==> flow/design.v <==
module MatrixMultUnit(
  input wire reset_n                      ,  
  input wire clk                          ,
  input wire dut_valid                    , 
  output wire dut_ready                   ,
  output wire                           dut__tb__sram_input_write_enable  ,
  output wire [16-1 : 0     ]   dut__tb__sram_input_write_address ,
  output wire [32-1 : 0     ]   dut__tb__sram_input_write_data    ,
  output reg  [16-1 : 0     ]   dut__tb__sram_input_read_address  , 
  input  wire [32-1 : 0     ]   tb__dut__sram_input_read_data     ,     
  output wire                           dut__tb__sram_weight_write_enable  ,
  output wire [16-1 : 0     ]   dut__tb__sram_weight_write_address ,
  output wire [32-1 : 0     ]   dut__tb__sram_weight_write_data    ,
  output reg  [16-1 : 0     ]   dut__tb__sram_weight_read_address  , 
  input  wire [32-1 : 0     ]   tb__dut__sram_weight_read_data     ,     
  output wire                           dut__tb__sram_result_write_enable  ,
  output reg  [16-1 : 0     ]   dut__tb__sram_result_write_address ,
  output wire [32-1 : 0     ]   dut__tb__sram_result_write_data    ,
  output reg  [16-1 : 0     ]   dut__tb__sram_result_read_address  , 
  input  wire [32-1 : 0     ]   tb__dut__sram_result_read_data     ,    
  output wire                           dut__tb__sram_scratchpad_write_enable  ,
  output reg  [16-1 : 0     ]   dut__tb__sram_scratchpad_write_address ,
  output wire [32-1 : 0     ]   dut__tb__sram_scratchpad_write_data    ,
  output reg  [16-1 : 0     ]   dut__tb__sram_scratchpad_read_address  , 
  input  wire [32-1 : 0     ]   tb__dut__sram_scratchpad_read_data  
);
parameter one_address_offset = 12'h1;
parameter idle_state = 4'd0;
parameter get_dimension_state = 4'd1;
parameter accumulating_state = 4'd2;
parameter writing_state = 4'd3;
parameter next_multiplication_setup_state = 4'd4;
parameter setup_multiplication_2_state = 4'd5;
parameter setup_multiplication_3_state = 4'd6;
parameter setup_multiplication_4_state = 4'd7;
parameter setup_multiplication_5_state = 4'd8;
wire my_clock; 
assign my_clock = clk; 
reg [3:0] next_state, current_state;
reg  [32-1 : 0     ]  input_data;
reg  [32-1 : 0     ]  weight_data;
reg  [32-1 : 0     ]  accumulated_result; 
wire [32-1 : 0     ]  mac_result_z;
reg [16-1 : 0     ] input_read_address_next;
reg [16-1 : 0     ] weight_read_address_next;
reg [16-1 : 0     ] result_write_address_next;
reg [16-1 : 0     ] scratchpad_write_address_next;
reg [16-1 : 0     ] next_input_matrix_first_address;
reg [16-1 : 0     ] next_weight_matrix_first_address;
reg [16-1 : 0     ] first_element_of_calculated_input_row_address;
reg [16-1 : 0     ] last_element_of_calculated_input_row_address;
reg [16-1 : 0     ] first_element_of_calculated_weight_matrix_address;
reg [16-1 : 0     ] last_element_of_calculated_weight_matrix_address;
reg [7:0] counter_total_element_in_result_matrix; 
reg [7:0] counter_go_write; 
reg [2:0] counter_next_step;
reg [1:0] counter_3_cycle;
reg [7:0] number_of_input_rows, number_of_input_cols;
reg [7:0] number_of_weight_rows, number_of_weight_cols;
assign dut__tb__sram_input_write_enable = 0;
assign dut__tb__sram_weight_write_enable = 0;
assign dut__tb__sram_input_write_address = 0;
assign dut__tb__sram_input_write_data = 0;
assign dut__tb__sram_weight_write_address = 0;
assign dut__tb__sram_weight_write_data = 0;
always @(posedge clk or negedge reset_n)begin
  if(!reset_n)
    input_read_address_next <= 0;
  else if(current_state == idle_state)
    input_read_address_next <= dut_valid ? one_address_offset : 0;
  else if(dut_valid == 1)
    input_read_address_next <= input_read_address_next + one_address_offset; 
  else if(current_state == idle_state)
    input_read_address_next <= 0;
  else if(current_state == get_dimension_state)
    input_read_address_next <= input_read_address_next + one_address_offset;
  else if((counter_next_step == 6) && (weight_read_address_next == last_element_of_calculated_weight_matrix_address + number_of_weight_cols)) 
    input_read_address_next <= last_element_of_calculated_input_row_address + one_address_offset; 
  else if((counter_next_step == 6) && (weight_read_address_next > last_element_of_calculated_weight_matrix_address))
    input_read_address_next <= first_element_of_calculated_input_row_address; 
  else if((weight_read_address_next == last_element_of_calculated_weight_matrix_address + one_address_offset) && ((current_state == accumulating_state) || (current_state == writing_state) || (current_state == get_dimension_state) || (current_state == setup_multiplication_2_state) || (current_state == setup_multiplication_3_state) || (current_state == setup_multiplication_4_state) || (current_state == setup_multiplication_5_state)))
    input_read_address_next <= last_element_of_calculated_input_row_address + one_address_offset; 
  else if((input_read_address_next == last_element_of_calculated_input_row_address + one_address_offset) && ((current_state == accumulating_state) || (current_state == writing_state) || (current_state == get_dimension_state) || (current_state == setup_multiplication_2_state) || (current_state == setup_multiplication_3_state) || (current_state == setup_multiplication_4_state) || (current_state == setup_multiplication_5_state)))
    input_read_address_next <= first_element_of_calculated_input_row_address; 
  else if((current_state == accumulating_state) || (current_state == writing_state))
    input_read_address_next <= input_read_address_next + one_address_offset;
  else if((current_state == next_multiplication_setup_state) && (counter_next_step == 2))
    input_read_address_next <= next_input_matrix_first_address;
  else if((current_state == next_multiplication_setup_state) && (counter_next_step == 3))
    input_read_address_next <= next_input_matrix_first_address;
  else if((current_state == next_multiplication_setup_state) && (counter_next_step == 4))
    input_read_address_next <= next_input_matrix_first_address;
  else if((current_state == next_multiplication_setup_state) && (counter_next_step == 5))
    input_read_address_next <= next_input_matrix_first_address;
  else 
    input_read_address_next <= input_read_address_next + one_address_offset;
end
always @(posedge clk or negedge reset_n) begin
  if(!reset_n)
    dut__tb__sram_input_read_address <= 0; 
  else if((current_state == idle_state) || (next_state == idle_state))
    dut__tb__sram_input_read_address <= 0; 
  else if(counter_next_step <= 4)
    dut__tb__sram_input_read_address <= input_read_address_next;
end
always @(posedge clk or negedge reset_n) begin
  if(!reset_n)
    dut__tb__sram_result_read_address <= 0;
  else if(current_state == idle_state)
    dut__tb__sram_result_read_address <= 0;
  else if(counter_next_step > 4)
    dut__tb__sram_result_read_address <= input_read_address_next; 
end
always @(posedge clk or negedge reset_n)begin
  if(!reset_n)
    weight_read_address_next <= 0; 
  else if(current_state == idle_state)
    weight_read_address_next <= dut_valid ? one_address_offset : 0;
  else if(dut_valid == 1)
    weight_read_address_next <= weight_read_address_next + one_address_offset;
  else if(current_state == idle_state)
    weight_read_address_next <= 0;
  else if(current_state == get_dimension_state)
    weight_read_address_next <= weight_read_address_next + one_address_offset;
  else if((counter_next_step == 6) && (weight_read_address_next == last_element_of_calculated_weight_matrix_address + number_of_weight_cols) && ((current_state == accumulating_state) || (current_state == writing_state) || (current_state == get_dimension_state) || (current_state == setup_multiplication_2_state) || (current_state == setup_multiplication_3_state) || (current_state == setup_multiplication_4_state) || (current_state == setup_multiplication_5_state)))
    weight_read_address_next <= first_element_of_calculated_weight_matrix_address;
  else if((counter_next_step == 6) && (weight_read_address_next > last_element_of_calculated_weight_matrix_address) && ((current_state == accumulating_state) || (current_state == writing_state) || (current_state == get_dimension_state) || (current_state == setup_multiplication_2_state) || (current_state == setup_multiplication_3_state) || (current_state == setup_multiplication_4_state) || (current_state == setup_multiplication_5_state)))
    weight_read_address_next <= weight_read_address_next - number_of_input_rows*(number_of_weight_cols) + one_address_offset;  
  else if(counter_next_step == 6) 
    weight_read_address_next <= weight_read_address_next + number_of_weight_cols;  
  else if((counter_next_step < 6) && (weight_read_address_next == last_element_of_calculated_weight_matrix_address + one_address_offset) && (input_read_address_next == last_element_of_calculated_input_row_address + one_address_offset)) 
    weight_read_address_next <= first_element_of_calculated_weight_matrix_address; 
  else if(input_read_address_next == last_element_of_calculated_input_row_address + one_address_offset)
    weight_read_address_next <= weight_read_address_next; 
  else if((current_state == next_multiplication_setup_state) && (counter_next_step == 2))
    weight_read_address_next <= next_weight_matrix_first_address;
  else if((current_state == next_multiplication_setup_state) && (counter_next_step == 3))
    weight_read_address_next <= next_weight_matrix_first_address;
  else if((current_state == next_multiplication_setup_state) && (counter_next_step == 4))
    weight_read_address_next <= next_weight_matrix_first_address;
  else if((current_state == next_multiplication_setup_state) && (counter_next_step == 5))
    weight_read_address_next <= next_weight_matrix_first_address;
  else 
    weight_read_address_next <= weight_read_address_next + one_address_offset;
end
always @(posedge clk or negedge reset_n) begin
  if(!reset_n)
    dut__tb__sram_weight_read_address <= 0; 
  else if((current_state == idle_state) || (next_state == idle_state))
    dut__tb__sram_weight_read_address <= 0; 
  else if(counter_next_step <= 4)
    dut__tb__sram_weight_read_address <= weight_read_address_next;
end
always @(posedge clk or negedge reset_n) begin
  if(!reset_n)
    dut__tb__sram_scratchpad_read_address <= 0;
  else if(current_state == idle_state)
    dut__tb__sram_scratchpad_read_address <= 0; 
  else if(counter_next_step > 4)
    dut__tb__sram_scratchpad_read_address <= weight_read_address_next; 
end
always @(posedge clk or negedge reset_n) begin
  if(!reset_n)
    result_write_address_next <= 0;
  else if(current_state == idle_state)
    result_write_address_next <= 0;
  else if(current_state == writing_state)
    result_write_address_next <= result_write_address_next + one_address_offset;
  else 
    result_write_address_next <= result_write_address_next;
end
always @(posedge clk or negedge reset_n) 
begin
    if (!reset_n) 
      dut__tb__sram_result_write_address <= 0;         
    else if(current_state == idle_state)
      dut__tb__sram_result_write_address <= 0; 
    else
      dut__tb__sram_result_write_address <= result_write_address_next;           
end
always @(posedge clk or negedge reset_n)begin
  if(!reset_n)
      scratchpad_write_address_next <= 0;            
  else if(current_state == idle_state)
      scratchpad_write_address_next <= 0;  
  else if(current_state == writing_state)
      scratchpad_write_address_next <= scratchpad_write_address_next + one_address_offset; 
  else 
      scratchpad_write_address_next <= scratchpad_write_address_next; 
end
always @(posedge clk or negedge reset_n)begin
  if (!reset_n) 
    dut__tb__sram_scratchpad_write_address <= 0;         
  else if(current_state == idle_state)
    dut__tb__sram_scratchpad_write_address <= 0;
  else
    dut__tb__sram_scratchpad_write_address <= scratchpad_write_address_next;           
end
always @(posedge clk or negedge reset_n) begin
  if(!reset_n)  
    first_element_of_calculated_input_row_address <= 0;
  else if(current_state == idle_state)
    first_element_of_calculated_input_row_address <= 0;
  else if(current_state == get_dimension_state) 
    first_element_of_calculated_input_row_address <= 1;
  else if((counter_next_step == 6) && (weight_read_address_next == last_element_of_calculated_weight_matrix_address + number_of_weight_cols))  
    first_element_of_calculated_input_row_address <= first_element_of_calculated_input_row_address + number_of_input_rows;
  else if((counter_next_step == 5) && (weight_read_address_next == last_element_of_calculated_weight_matrix_address + one_address_offset))
    first_element_of_calculated_input_row_address <= first_element_of_calculated_input_row_address + number_of_weight_cols;
  else if((counter_next_step < 5) && (weight_read_address_next == last_element_of_calculated_weight_matrix_address + one_address_offset))
    first_element_of_calculated_input_row_address <= first_element_of_calculated_input_row_address + number_of_input_cols;
  else if((current_state == next_multiplication_setup_state) && (counter_next_step == 2))
    first_element_of_calculated_input_row_address <= 1;
  else if((current_state == next_multiplication_setup_state) && (counter_next_step == 3))
    first_element_of_calculated_input_row_address <= 1;
  else if((current_state == next_multiplication_setup_state) && (counter_next_step == 4))
    first_element_of_calculated_input_row_address <= 0;
  else if((current_state == next_multiplication_setup_state) && (counter_next_step == 5))
    first_element_of_calculated_input_row_address <= 3*(number_of_input_rows * number_of_weight_cols);  
  else 
    first_element_of_calculated_input_row_address <= first_element_of_calculated_input_row_address;
end
always @(posedge clk or negedge reset_n) begin
  if(!reset_n)
    last_element_of_calculated_input_row_address <= 0;
  else if(current_state == idle_state)
    last_element_of_calculated_input_row_address <= 0;
  else if(current_state == get_dimension_state)
    last_element_of_calculated_input_row_address <= input_data[15:0];
  else if((counter_next_step == 6) && (weight_read_address_next == last_element_of_calculated_weight_matrix_address + number_of_weight_cols) && (input_read_address_next == last_element_of_calculated_input_row_address + one_address_offset))
    last_element_of_calculated_input_row_address <= last_element_of_calculated_input_row_address + number_of_input_rows; 
  else if((counter_next_step == 5) && (weight_read_address_next == last_element_of_calculated_weight_matrix_address + one_address_offset) && (input_read_address_next == last_element_of_calculated_input_row_address + one_address_offset))
    last_element_of_calculated_input_row_address <= last_element_of_calculated_input_row_address + number_of_weight_cols;
  else if((counter_next_step < 5) && (weight_read_address_next == last_element_of_calculated_weight_matrix_address + one_address_offset) && (input_read_address_next == last_element_of_calculated_input_row_address + one_address_offset))
    last_element_of_calculated_input_row_address <= last_element_of_calculated_input_row_address + number_of_input_cols;
  else if((current_state == next_multiplication_setup_state) && (counter_next_step == 2))
    last_element_of_calculated_input_row_address <= number_of_input_cols;
  else if((current_state == next_multiplication_setup_state) && (counter_next_step == 3))
    last_element_of_calculated_input_row_address <= number_of_input_cols; 
  else if((current_state == next_multiplication_setup_state) && (counter_next_step == 4))
    last_element_of_calculated_input_row_address <= number_of_weight_cols - 1;
  else if((current_state == next_multiplication_setup_state) && (counter_next_step == 5))
    last_element_of_calculated_input_row_address <=  (3*(number_of_input_rows * number_of_weight_cols)) + number_of_input_rows - 1;  
  else 
    last_element_of_calculated_input_row_address <= last_element_of_calculated_input_row_address;
end
always @(posedge clk or negedge reset_n) begin
  if(!reset_n)
    first_element_of_calculated_weight_matrix_address <= 0;
  else if(current_state == idle_state)
    first_element_of_calculated_weight_matrix_address <= 0;
  else if(current_state == get_dimension_state)
    first_element_of_calculated_weight_matrix_address <= 1;  
  else if((current_state == next_multiplication_setup_state) && (counter_next_step == 2))
    first_element_of_calculated_weight_matrix_address <= first_element_of_calculated_weight_matrix_address + number_of_weight_rows * number_of_weight_cols;  
  else if((current_state == next_multiplication_setup_state) && (counter_next_step == 3))
    first_element_of_calculated_weight_matrix_address <= first_element_of_calculated_weight_matrix_address + number_of_weight_rows * number_of_weight_cols;  
  else if((current_state == next_multiplication_setup_state) && (counter_next_step == 4))
    first_element_of_calculated_weight_matrix_address <= number_of_input_rows * number_of_weight_cols;  
  else if((current_state == next_multiplication_setup_state) && (counter_next_step == 5))
    first_element_of_calculated_weight_matrix_address <= first_element_of_calculated_weight_matrix_address + (number_of_input_rows * number_of_weight_cols);  
  else
    first_element_of_calculated_weight_matrix_address <= first_element_of_calculated_weight_matrix_address;
end
always @(posedge clk or negedge reset_n) begin
  if(!reset_n)
    last_element_of_calculated_weight_matrix_address <= 0;
  else if(current_state == idle_state)
    last_element_of_calculated_weight_matrix_address <= 0;
  else if(current_state == get_dimension_state)
    last_element_of_calculated_weight_matrix_address <= number_of_weight_rows * number_of_weight_cols;  
  else if((current_state == next_multiplication_setup_state) && (counter_next_step == 2))
    last_element_of_calculated_weight_matrix_address <= last_element_of_calculated_weight_matrix_address + number_of_weight_rows * number_of_weight_cols;  
  else if((current_state == next_multiplication_setup_state) && (counter_next_step == 3))
    last_element_of_calculated_weight_matrix_address <= last_element_of_calculated_weight_matrix_address + number_of_weight_rows * number_of_weight_cols;  
  else if((current_state == next_multiplication_setup_state) && (counter_next_step == 4))
    last_element_of_calculated_weight_matrix_address <= 2 * number_of_input_rows * number_of_weight_cols - 1;  
  else if((current_state == next_multiplication_setup_state) && (counter_next_step == 5))
    last_element_of_calculated_weight_matrix_address <= last_element_of_calculated_weight_matrix_address + (number_of_input_rows * number_of_weight_cols);  
  else
    last_element_of_calculated_weight_matrix_address <= last_element_of_calculated_weight_matrix_address;
end
always @(posedge clk or negedge reset_n)
begin
  if(!reset_n) 
    next_input_matrix_first_address <= 0;
  else if(current_state == idle_state)
    next_input_matrix_first_address <= 0;
  else if(current_state == get_dimension_state)
    next_input_matrix_first_address <= 1; 
  else if((current_state == next_multiplication_setup_state) && (counter_next_step == 2))
    next_input_matrix_first_address <= 1; 
  else if((current_state == next_multiplication_setup_state) && (counter_next_step == 3))
    next_input_matrix_first_address <= 0; 
  else if((current_state == next_multiplication_setup_state) && (counter_next_step == 4))
    next_input_matrix_first_address <= 3*(number_of_input_rows * number_of_weight_cols);  
  else 
    next_input_matrix_first_address <= next_input_matrix_first_address;
end
always @(posedge clk or negedge reset_n)begin
  if(!reset_n)
    next_weight_matrix_first_address <= 0;
  else if(current_state == idle_state)
    next_weight_matrix_first_address <= 0;
  else if(current_state == get_dimension_state)
    next_weight_matrix_first_address <= number_of_weight_rows * number_of_weight_cols + 1;  
  else if((current_state == next_multiplication_setup_state) && ((counter_next_step == 2)))
    next_weight_matrix_first_address <= next_weight_matrix_first_address + (number_of_weight_rows * number_of_weight_cols);  
  else if((current_state == next_multiplication_setup_state) && (counter_next_step == 3))
    next_weight_matrix_first_address <= number_of_input_rows * number_of_weight_cols;  
  else if((current_state == next_multiplication_setup_state) && (counter_next_step == 4))
    next_weight_matrix_first_address <= 2 * number_of_input_rows * number_of_weight_cols;  
  else 
    next_weight_matrix_first_address <= next_weight_matrix_first_address;
end
always @(posedge clk or negedge reset_n) 
begin
    if(!reset_n)begin
      number_of_input_rows <= 0;
      number_of_input_cols <= 0;
      number_of_weight_rows <= 0;
      number_of_weight_cols <= 0;
    end else if(current_state == idle_state)begin
      number_of_input_rows <= 0;
      number_of_input_cols <= 0;
      number_of_weight_rows <= 0;
      number_of_weight_cols <= 0;
    end else if(current_state == get_dimension_state)   begin
      number_of_input_rows <= input_data[31:16];  
      number_of_input_cols <= input_data[15:0];
      number_of_weight_rows <= weight_data[31:16];
      number_of_weight_cols <= weight_data[15:0];
    end else begin
      number_of_input_rows <= number_of_input_rows;
      number_of_input_cols <= number_of_input_cols;
      number_of_weight_rows <= number_of_weight_rows;
      number_of_weight_cols <= number_of_weight_cols;
    end        
end
always @(posedge clk or negedge reset_n)begin
  if(!reset_n)
    counter_go_write <= 0;
  else if(current_state == idle_state)
    counter_go_write <= 0; 
  else if(current_state == get_dimension_state)
    counter_go_write <= input_data[15:0] - 1;  
  else if(current_state == accumulating_state) 
    counter_go_write <= counter_go_write - 1;
  else if((current_state == writing_state) && (counter_next_step == 6))
    counter_go_write <= number_of_input_rows - 1; 
  else if((current_state == writing_state) && (counter_next_step == 5)) 
    counter_go_write <= number_of_weight_cols - 1;  
  else if((current_state == writing_state) && (counter_next_step < 5))
    counter_go_write <= number_of_input_cols - 1;
  else if(current_state == setup_multiplication_2_state)
    counter_go_write <= number_of_input_cols - 1;
  else if(current_state == setup_multiplication_3_state)
    counter_go_write <= number_of_input_cols - 1;
  else if(current_state == setup_multiplication_4_state)
    counter_go_write <= number_of_weight_cols - 1;  
  else if(current_state == setup_multiplication_5_state)
    counter_go_write <= number_of_input_rows - 1;  
  else 
    counter_go_write <= counter_go_write; 
end
always @(posedge clk or negedge reset_n) 
begin
  if(!reset_n)
    counter_total_element_in_result_matrix <= 0;
  else if (current_state == idle_state)
    counter_total_element_in_result_matrix <= 0;     
  else if (current_state == get_dimension_state)
    counter_total_element_in_result_matrix <= (input_data[31:16] * weight_data[15:0]) - 1; 
  else if (current_state == writing_state) 
    counter_total_element_in_result_matrix <= counter_total_element_in_result_matrix - 1;
  else if (current_state == setup_multiplication_2_state) 
    counter_total_element_in_result_matrix <= (number_of_input_rows * number_of_weight_cols) - 1;
  else if (current_state == setup_multiplication_3_state) 
    counter_total_element_in_result_matrix <= (number_of_input_rows * number_of_weight_cols) - 1;
  else if (current_state == setup_multiplication_4_state) 
    counter_total_element_in_result_matrix <= (number_of_input_rows * number_of_input_rows) - 1;   
  else if (current_state == setup_multiplication_5_state) 
    counter_total_element_in_result_matrix <= (number_of_input_rows * number_of_weight_cols) - 1; 
  else 
    counter_total_element_in_result_matrix <= counter_total_element_in_result_matrix;  
end
always @(posedge clk or negedge reset_n) begin
  if(!reset_n)begin
    counter_next_step <= 0;
  end else if(current_state == idle_state) begin
    counter_next_step <= 2;
  end else if(current_state == next_multiplication_setup_state)begin
    counter_next_step <= counter_next_step + 1;
  end else
    counter_next_step <= counter_next_step;
end
always @(posedge clk or negedge reset_n)begin
  if(!reset_n)
    counter_3_cycle <= 0;
  else if(current_state == idle_state) 
    counter_3_cycle <= 2;
  else if (current_state == get_dimension_state)
    counter_3_cycle <= counter_3_cycle - 1;
  else if(current_state == setup_multiplication_2_state) 
    counter_3_cycle <= counter_3_cycle - 1;
  else if(current_state == setup_multiplication_3_state) 
    counter_3_cycle <= counter_3_cycle - 1;
  else if(current_state == setup_multiplication_4_state) 
    counter_3_cycle <= counter_3_cycle - 1;
  else if(current_state == setup_multiplication_5_state) 
    counter_3_cycle <= counter_3_cycle - 1;
  else 
    counter_3_cycle <= 2;
end
always @(posedge clk or negedge reset_n) 
begin
    if(!reset_n)begin
      input_data <= 0;      
      weight_data <= 0;        
    end else if(current_state == idle_state)begin
      input_data <= 0;      
      weight_data <= 0;  
    end else if(counter_next_step <= 4)begin 
      input_data <= tb__dut__sram_input_read_data;      
      weight_data <= tb__dut__sram_weight_read_data;
    end else begin 
      input_data <= tb__dut__sram_result_read_data;      
      weight_data <= tb__dut__sram_scratchpad_read_data;
    end 
end
interger_accumulated_matrix_multiplication u1( 
  .input_data(input_data),   
  .weight_data(weight_data),  
  .accumulated_result_data(accumulated_result),
  .result_data(mac_result_z)
);
always @(posedge clk or negedge reset_n)begin
  if(!reset_n)
    accumulated_result <= 0;
  else if (current_state == idle_state)
    accumulated_result <= 0;
  else if((current_state == accumulating_state))
    accumulated_result <= mac_result_z;
  else if(current_state == writing_state)
    accumulated_result <= 0;
  else if(current_state == next_multiplication_setup_state)
    accumulated_result <= 0;
  else if(current_state == setup_multiplication_2_state)
    accumulated_result <= 0;
  else if(current_state == setup_multiplication_3_state)
    accumulated_result <= 0;
  else if(current_state == setup_multiplication_4_state)
    accumulated_result <= 0;
  else if(current_state == setup_multiplication_5_state)
    accumulated_result <= 0;
  else 
    accumulated_result <= accumulated_result;
end
assign dut__tb__sram_result_write_data = accumulated_result;
assign dut__tb__sram_result_write_enable = (current_state == writing_state) ? 1 : 0;
assign dut__tb__sram_scratchpad_write_data = accumulated_result;
assign dut__tb__sram_scratchpad_write_enable = (current_state == writing_state) ? 1 : 0;
always @(posedge clk or negedge reset_n) begin
  if(!reset_n)
    current_state <= 0;
  else 
    current_state <= next_state;
end
always @(*) begin
  case (current_state)
    idle_state:begin
      if (dut_valid == 1)  
        next_state = get_dimension_state;
      else  
        next_state = idle_state;
    end
    get_dimension_state:begin
      if(counter_3_cycle != 0)
        next_state = get_dimension_state;
      else 
        next_state = accumulating_state;
    end
    accumulating_state: begin 
      if(counter_go_write == 0)
        next_state = writing_state;
      else 
        next_state = accumulating_state;
    end
    writing_state:begin
      if(counter_total_element_in_result_matrix != 0) 
        next_state = accumulating_state;
      else 
        next_state = next_multiplication_setup_state;
    end
    next_multiplication_setup_state:begin
      if(counter_next_step == 2)
        next_state = setup_multiplication_2_state;
      else if(counter_next_step == 3)
        next_state = setup_multiplication_3_state;
      else if(counter_next_step == 4)
        next_state = setup_multiplication_4_state;
      else if(counter_next_step == 5)
        next_state = setup_multiplication_5_state;
      else if(counter_next_step == 6)
        next_state = idle_state; 
      else 
        next_state = next_multiplication_setup_state;
    end
    setup_multiplication_2_state:begin
      if(counter_3_cycle == 0) 
        next_state = accumulating_state;
      else  
        next_state = setup_multiplication_2_state;
    end
    setup_multiplication_3_state:begin
      if(counter_3_cycle == 0) 
        next_state = accumulating_state;
      else  
        next_state = setup_multiplication_3_state;
    end
    setup_multiplication_4_state:begin
      if(counter_3_cycle == 0) 
        next_state = accumulating_state;
      else  
        next_state = setup_multiplication_4_state;
    end
    setup_multiplication_5_state:begin
      if(counter_3_cycle == 0) 
        next_state = accumulating_state;
      else  
        next_state = setup_multiplication_5_state;
    end
    default: next_state = idle_state;
  endcase
end
assign dut_ready = (current_state == idle_state) ? 1:0;
endmodule
module interger_accumulated_matrix_multiplication ( 
  input wire [32-1  : 0] input_data,
  input wire [32-1  : 0] weight_data,
  input wire [32-1 : 0] accumulated_result_data,
  output wire [32-1 : 0] result_data
);
  assign result_data = (input_data * weight_data) + accumulated_result_data;
endmodule
# Tool chain data of MatrixMultUnit
# The steps from the RTL of MatrixMultUnit to its reports follow in flow order.
# Line numbers count from 1 in the design file above.
# Operators carry their Yosys type and port widths (W data, S select, Z words).
# Cell names lack the library's common part.
# Not given: -
# setup
top_module,MatrixMultUnit
clock_port,clk
lib,sky130hd
pvt_corner,tt_025C_1v80

# Word-level counts
# Source: Yosys, flattened and elaborated, memories not mapped. Widths are those after wreduce. Registers that Yosys merges into a memory's read port (data or address) are not register bits. Print and check cells do not count.
# bits
regBits,409
# classes
addsub,37
multipliers,9
cmp,5
equal,17
n_mux,140
n_reduce_logical,45
# ops
op,n
$mux W16,78
$mul A32 B32 Y32,1
$mul A8 B8 Y16,4
$mux W32,12
$mul A16 B16 Y8,1
$mux W8,25
$add A16 B8 Y16,9
$add A16 B1 Y16 const B,8
$mul A8 B8 Y15,1
$add A16 B16 Y16,5
$sub A8 B1 Y8 const B,8
$mul A8 B8 Y8,1
$eq A16 B16 Y1,3
$pmux W4 S9,1
$sub A16 B1 Y16 const B,2
$mul A2 B16 Y16 const A,1
$add A32 B32 Y32,1
$mux W3,7
$logic_and A1 B1 Y1,20
$mux W4,5
$reduce_bool A9 Y1,2
$sub A16 B16 Y16,1
$gt A16 B16 Y1,1
$eq A4 B3 Y1 const B,4
$reduce_bool A8 Y1,2
$mux W2,7
$reduce_bool A2 Y1,6
$reduce_bool A10 Y1,1
# Other operator kinds: 20; their cells: 36.

# Depth
# Depth = most cells in a row (Yosys ltp): at word level without a register or memory, in the mapped netlist without a sequential cell, where the memories' decode and read muxes count.
# logic_depth
depth_word,15
ABC_AREA,1
ltp_mapped,51
mapped_depth_nobuf,49

# Synthesis result
# Yosys stat after the flow's synthesis: flattened, memories mapped to cells. It holds for the ABC_AREA given above (unset counts as 0); a run with the other value may have another netlist.
# Totals and module areas in this step are rounded.
# by_type
cell,n,area_total_um2
fa_1,555,1.11E+04
dfrtp_1,413,1.03E+04
nand2_1,2026,7.6E+03
ha_1,474,5.93E+03
inv_1,1507,5.66E+03
o21ai_0,464,2.32E+03
a21oi_1,413,2.07E+03
nor2_1,508,1.91E+03
nand3_1,374,1.87E+03
xor2_1,212,1.86E+03
buf_4,141,1.06E+03
clkbuf_1,237,889.603
xnor2_1,75,656.88
o22ai_1,84,525.504
nor3_1,80,400.384
o211ai_1,50,375.36
nand4_1,55,344.08
or2_2,45,281.52
# Not listed: further types 55, cells in them 388.
# mapped
stdcells,8101
area_um2,57900
ffs,414
n_buf,448

# Timing after synthesis
# OpenSTA on the mapped netlist: ideal clock, no wires. The path of least setup slack (recovery checks aside). Input and output delay are each 20% of the period. Register names are those of the netlist, which keeps one name where synthesis merged equal registers.
# synth_timing
path_type,flip-flop to flip-flop
startpoint,register number_of_weight_cols[2]
endpoint,register last_element_of_calculated_input_row_address[14]
clock_period_ns,10.0
setup_time_ns,0.116
t_first_pin_ns,0.000
arrival_time_ns,7.020
t_required_ns,9.884
path_slack_ns,2.864
path_delay_ns,7.136
stages,45
path_buffers,2
synth_period_reached_ns,7.136
# "path_delay_ns" = arrival - input delay + setup time.
# "stages" counts driving pins, that of a launching flip-flop among them; a cell with two outputs on the path counts twice.
# "synth_period_reached_ns" = period - worst setup slack (recovery checks aside). The figure is calculated, with input and output delays left at 20% of the set period.
# Between the ends stands the longest chain of elaborated cells between them, by number of cells; it is not shown to be the way that was timed. Of several equally long chains one is given.
# A line is the first line of the expression or statement that the cell stems from. Yosys adds cells for indexed reads and writes and turns some case tables into memories.
# At most two assigning lines are given for a register; there are more.
# synth_between
path_cell_list,dfrtp_1 clkbuf_1 clkbuf_1 nand2_1 fa_1 fa_1 inv_1 fa_1 inv_1 fa_1 inv_1 ha_1 nand2_1 inv_1 nand2_1 nand2_1 a21oi_1 or2_2 (+9 left out) or2_2 nand2_1 ha_1 nand2_1 nor3_1 nand3_1 nand4_1 nand2_1 inv_1 o21ai_0 nand2_1 xor2_1 o21ai_0 o211ai_1 nand2_1 nand2_1 nand2_1 nand2_1
elab_chain_len,13
# synth_lines
item,line_no,rtl
"start, declared",59,"reg [7:0] number_of_weight_rows, number_of_weight_cols;"
"start, assigned",332,number_of_weight_cols <= weight_data[15:0];
"start, assigned",337,number_of_weight_cols <= number_of_weight_cols;
$mul A8 B8 Y16,243,last_element_of_calculated_input_row_address <=  (3*(number_of_input_rows * number_of_weight_cols)) + number_o ...
$mul A2 B16 Y16,243,
$add A16 B8 Y16,243,
$sub A16 B1 Y16,243,
$mux W16,242,else if((current_state == next_multiplication_setup_state) && (counter_next_step == 5))
$mux W16,240,else if((current_state == next_multiplication_setup_state) && (counter_next_step == 4))
$mux W16,238,else if((current_state == next_multiplication_setup_state) && (counter_next_step == 3))
$mux W16,236,else if((current_state == next_multiplication_setup_state) && (counter_next_step == 2))
$mux W16,234,else if((counter_next_step < 5) && (weight_read_address_next == last_element_of_calculated_weight_matrix_addre ...
$mux W16,232,else if((counter_next_step == 5) && (weight_read_address_next == last_element_of_calculated_weight_matrix_addr ...
$mux W16,230,else if((counter_next_step == 6) && (weight_read_address_next == last_element_of_calculated_weight_matrix_addr ...
$mux W16,228,else if(current_state == get_dimension_state)
$mux W16,226,else if(current_state == idle_state)
"end, assigned",229,last_element_of_calculated_input_row_address <= input_data[15:0];
"end, assigned",231,last_element_of_calculated_input_row_address <= last_element_of_calculated_input_row_address + number_of_input ...
"end, declared",51,reg [16-1 : 0     ] last_element_of_calculated_input_row_address;

# Timing after layout
# Path of least setup slack in the final report of run A (OpenROAD, finished layout, wires in). Where an end is a register, its clock arrival counts in the times.
# layout_timing
path_type,flip-flop to flip-flop
startpoint,register number_of_input_rows[2]
endpoint,register last_element_of_calculated_input_row_address[15]
clock_period_ns,10.0
setup_time_ns,0.11
t_first_pin_ns,0.66
arrival_time_ns,8.81
t_required_ns,10.56
path_slack_ns,1.76
stages,44
path_buffers,0
# Between the ends stands the longest chain of elaborated cells between them, by number of cells; it is not shown to be the way that was timed. Of several equally long chains one is given.
# At most two assigning lines are given for a register; there are more.
# layout_between
path_cell_list,dfrtp_1 nand2_1 fa_1 fa_1 inv_1 fa_1 inv_1 fa_1 inv_1 ha_1 nand2_1 nor2_1 a21oi_1 or2_2 nand2_1 inv_1 ha_1 nand2_1 (+8 left out) ha_1 nand2_1 nor2_1 inv_1 o211ai_1 nor2_1 inv_1 nand2_1 nand2_1 inv_1 nand3_1 nand3_1 nand2_1 nand2_1 nand2_1 nand2_1 nand2_1 nand2_1
elab_chain_len,13
# layout_lines
item,line_no,rtl
"start, declared",58,"reg [7:0] number_of_input_rows, number_of_input_cols;"
"start, assigned",329,number_of_input_rows <= input_data[31:16];
"start, assigned",334,number_of_input_rows <= number_of_input_rows;
$mul A8 B8 Y16,243,last_element_of_calculated_input_row_address <=  (3*(number_of_input_rows * number_of_weight_cols)) + number_o ...
$mul A2 B16 Y16,243,
$add A16 B8 Y16,243,
$sub A16 B1 Y16,243,
$mux W16,242,else if((current_state == next_multiplication_setup_state) && (counter_next_step == 5))
$mux W16,240,else if((current_state == next_multiplication_setup_state) && (counter_next_step == 4))
$mux W16,238,else if((current_state == next_multiplication_setup_state) && (counter_next_step == 3))
$mux W16,236,else if((current_state == next_multiplication_setup_state) && (counter_next_step == 2))
$mux W16,234,else if((counter_next_step < 5) && (weight_read_address_next == last_element_of_calculated_weight_matrix_addre ...
$mux W16,232,else if((counter_next_step == 5) && (weight_read_address_next == last_element_of_calculated_weight_matrix_addr ...
$mux W16,230,else if((counter_next_step == 6) && (weight_read_address_next == last_element_of_calculated_weight_matrix_addr ...
$mux W16,228,else if(current_state == get_dimension_state)
$mux W16,226,else if(current_state == idle_state)
"end, assigned",229,last_element_of_calculated_input_row_address <= input_data[15:0];
"end, assigned",231,last_element_of_calculated_input_row_address <= last_element_of_calculated_input_row_address + number_of_input ...
"end, declared",51,reg [16-1 : 0     ] last_element_of_calculated_input_row_address;

# Settings and measured results of 4 stored flow runs for module MatrixMultUnit (sky130hd), not sorted in any way. The constraints put input and output delay at 20% of the set period each and load the outputs with 0.01 pF.
# The results are shown rounded.
# Settings: - = not set for that run.
# Among the results, - means that no value is shown for the run.
run name,ABC_AREA,CORE_UTILIZATION,HOLD_SLACK_MARGIN,SLEW_MARGIN,period_ns,CAP_MARGIN,CORE_MARGIN,CTS_CLUSTER_DIAMETER,MAX_ROUTING_LAYER,PLACE_DENSITY_LB_ADDON,SETUP_SLACK_MARGIN,CORE_ASPECT_RATIO,CTS_CLUSTER_SIZE,CELL_PAD_IN_SITES_DETAIL_PLACEMENT,CELL_PAD_IN_SITES_GLOBAL_PLACEMENT,MIN_ROUTING_LAYER,yosys_chip_area_um2,design.die.area_um2,final_stdcell_area_um2,util_pct,timing.setup.ws_ns,setup_tns_ns
run A,1,56,0.2,35,10.0,20,2,-,-,-,-,-,-,-,-,-,57900,106000,63400,62.0,1.76,0.000
run B,1,43,-0.07,35,10.0,20,2,223,met4,0.17,-0.91,-,-,-,-,-,57900,138000,63900,47.8,1.96,0.000
run C,1,71,-,15,10.0,20,5,90,met5,-,-0.08,0.65,78,-,-,-,57900,87500,62000,76.6,1.62,0.000
run D,-,69,-,30,12.4,20,2,53,met4,-,1.94,-,38,0,2,met1,-,-,-,-,-,-
# Run D: incomplete, placement halted on GPL-0301
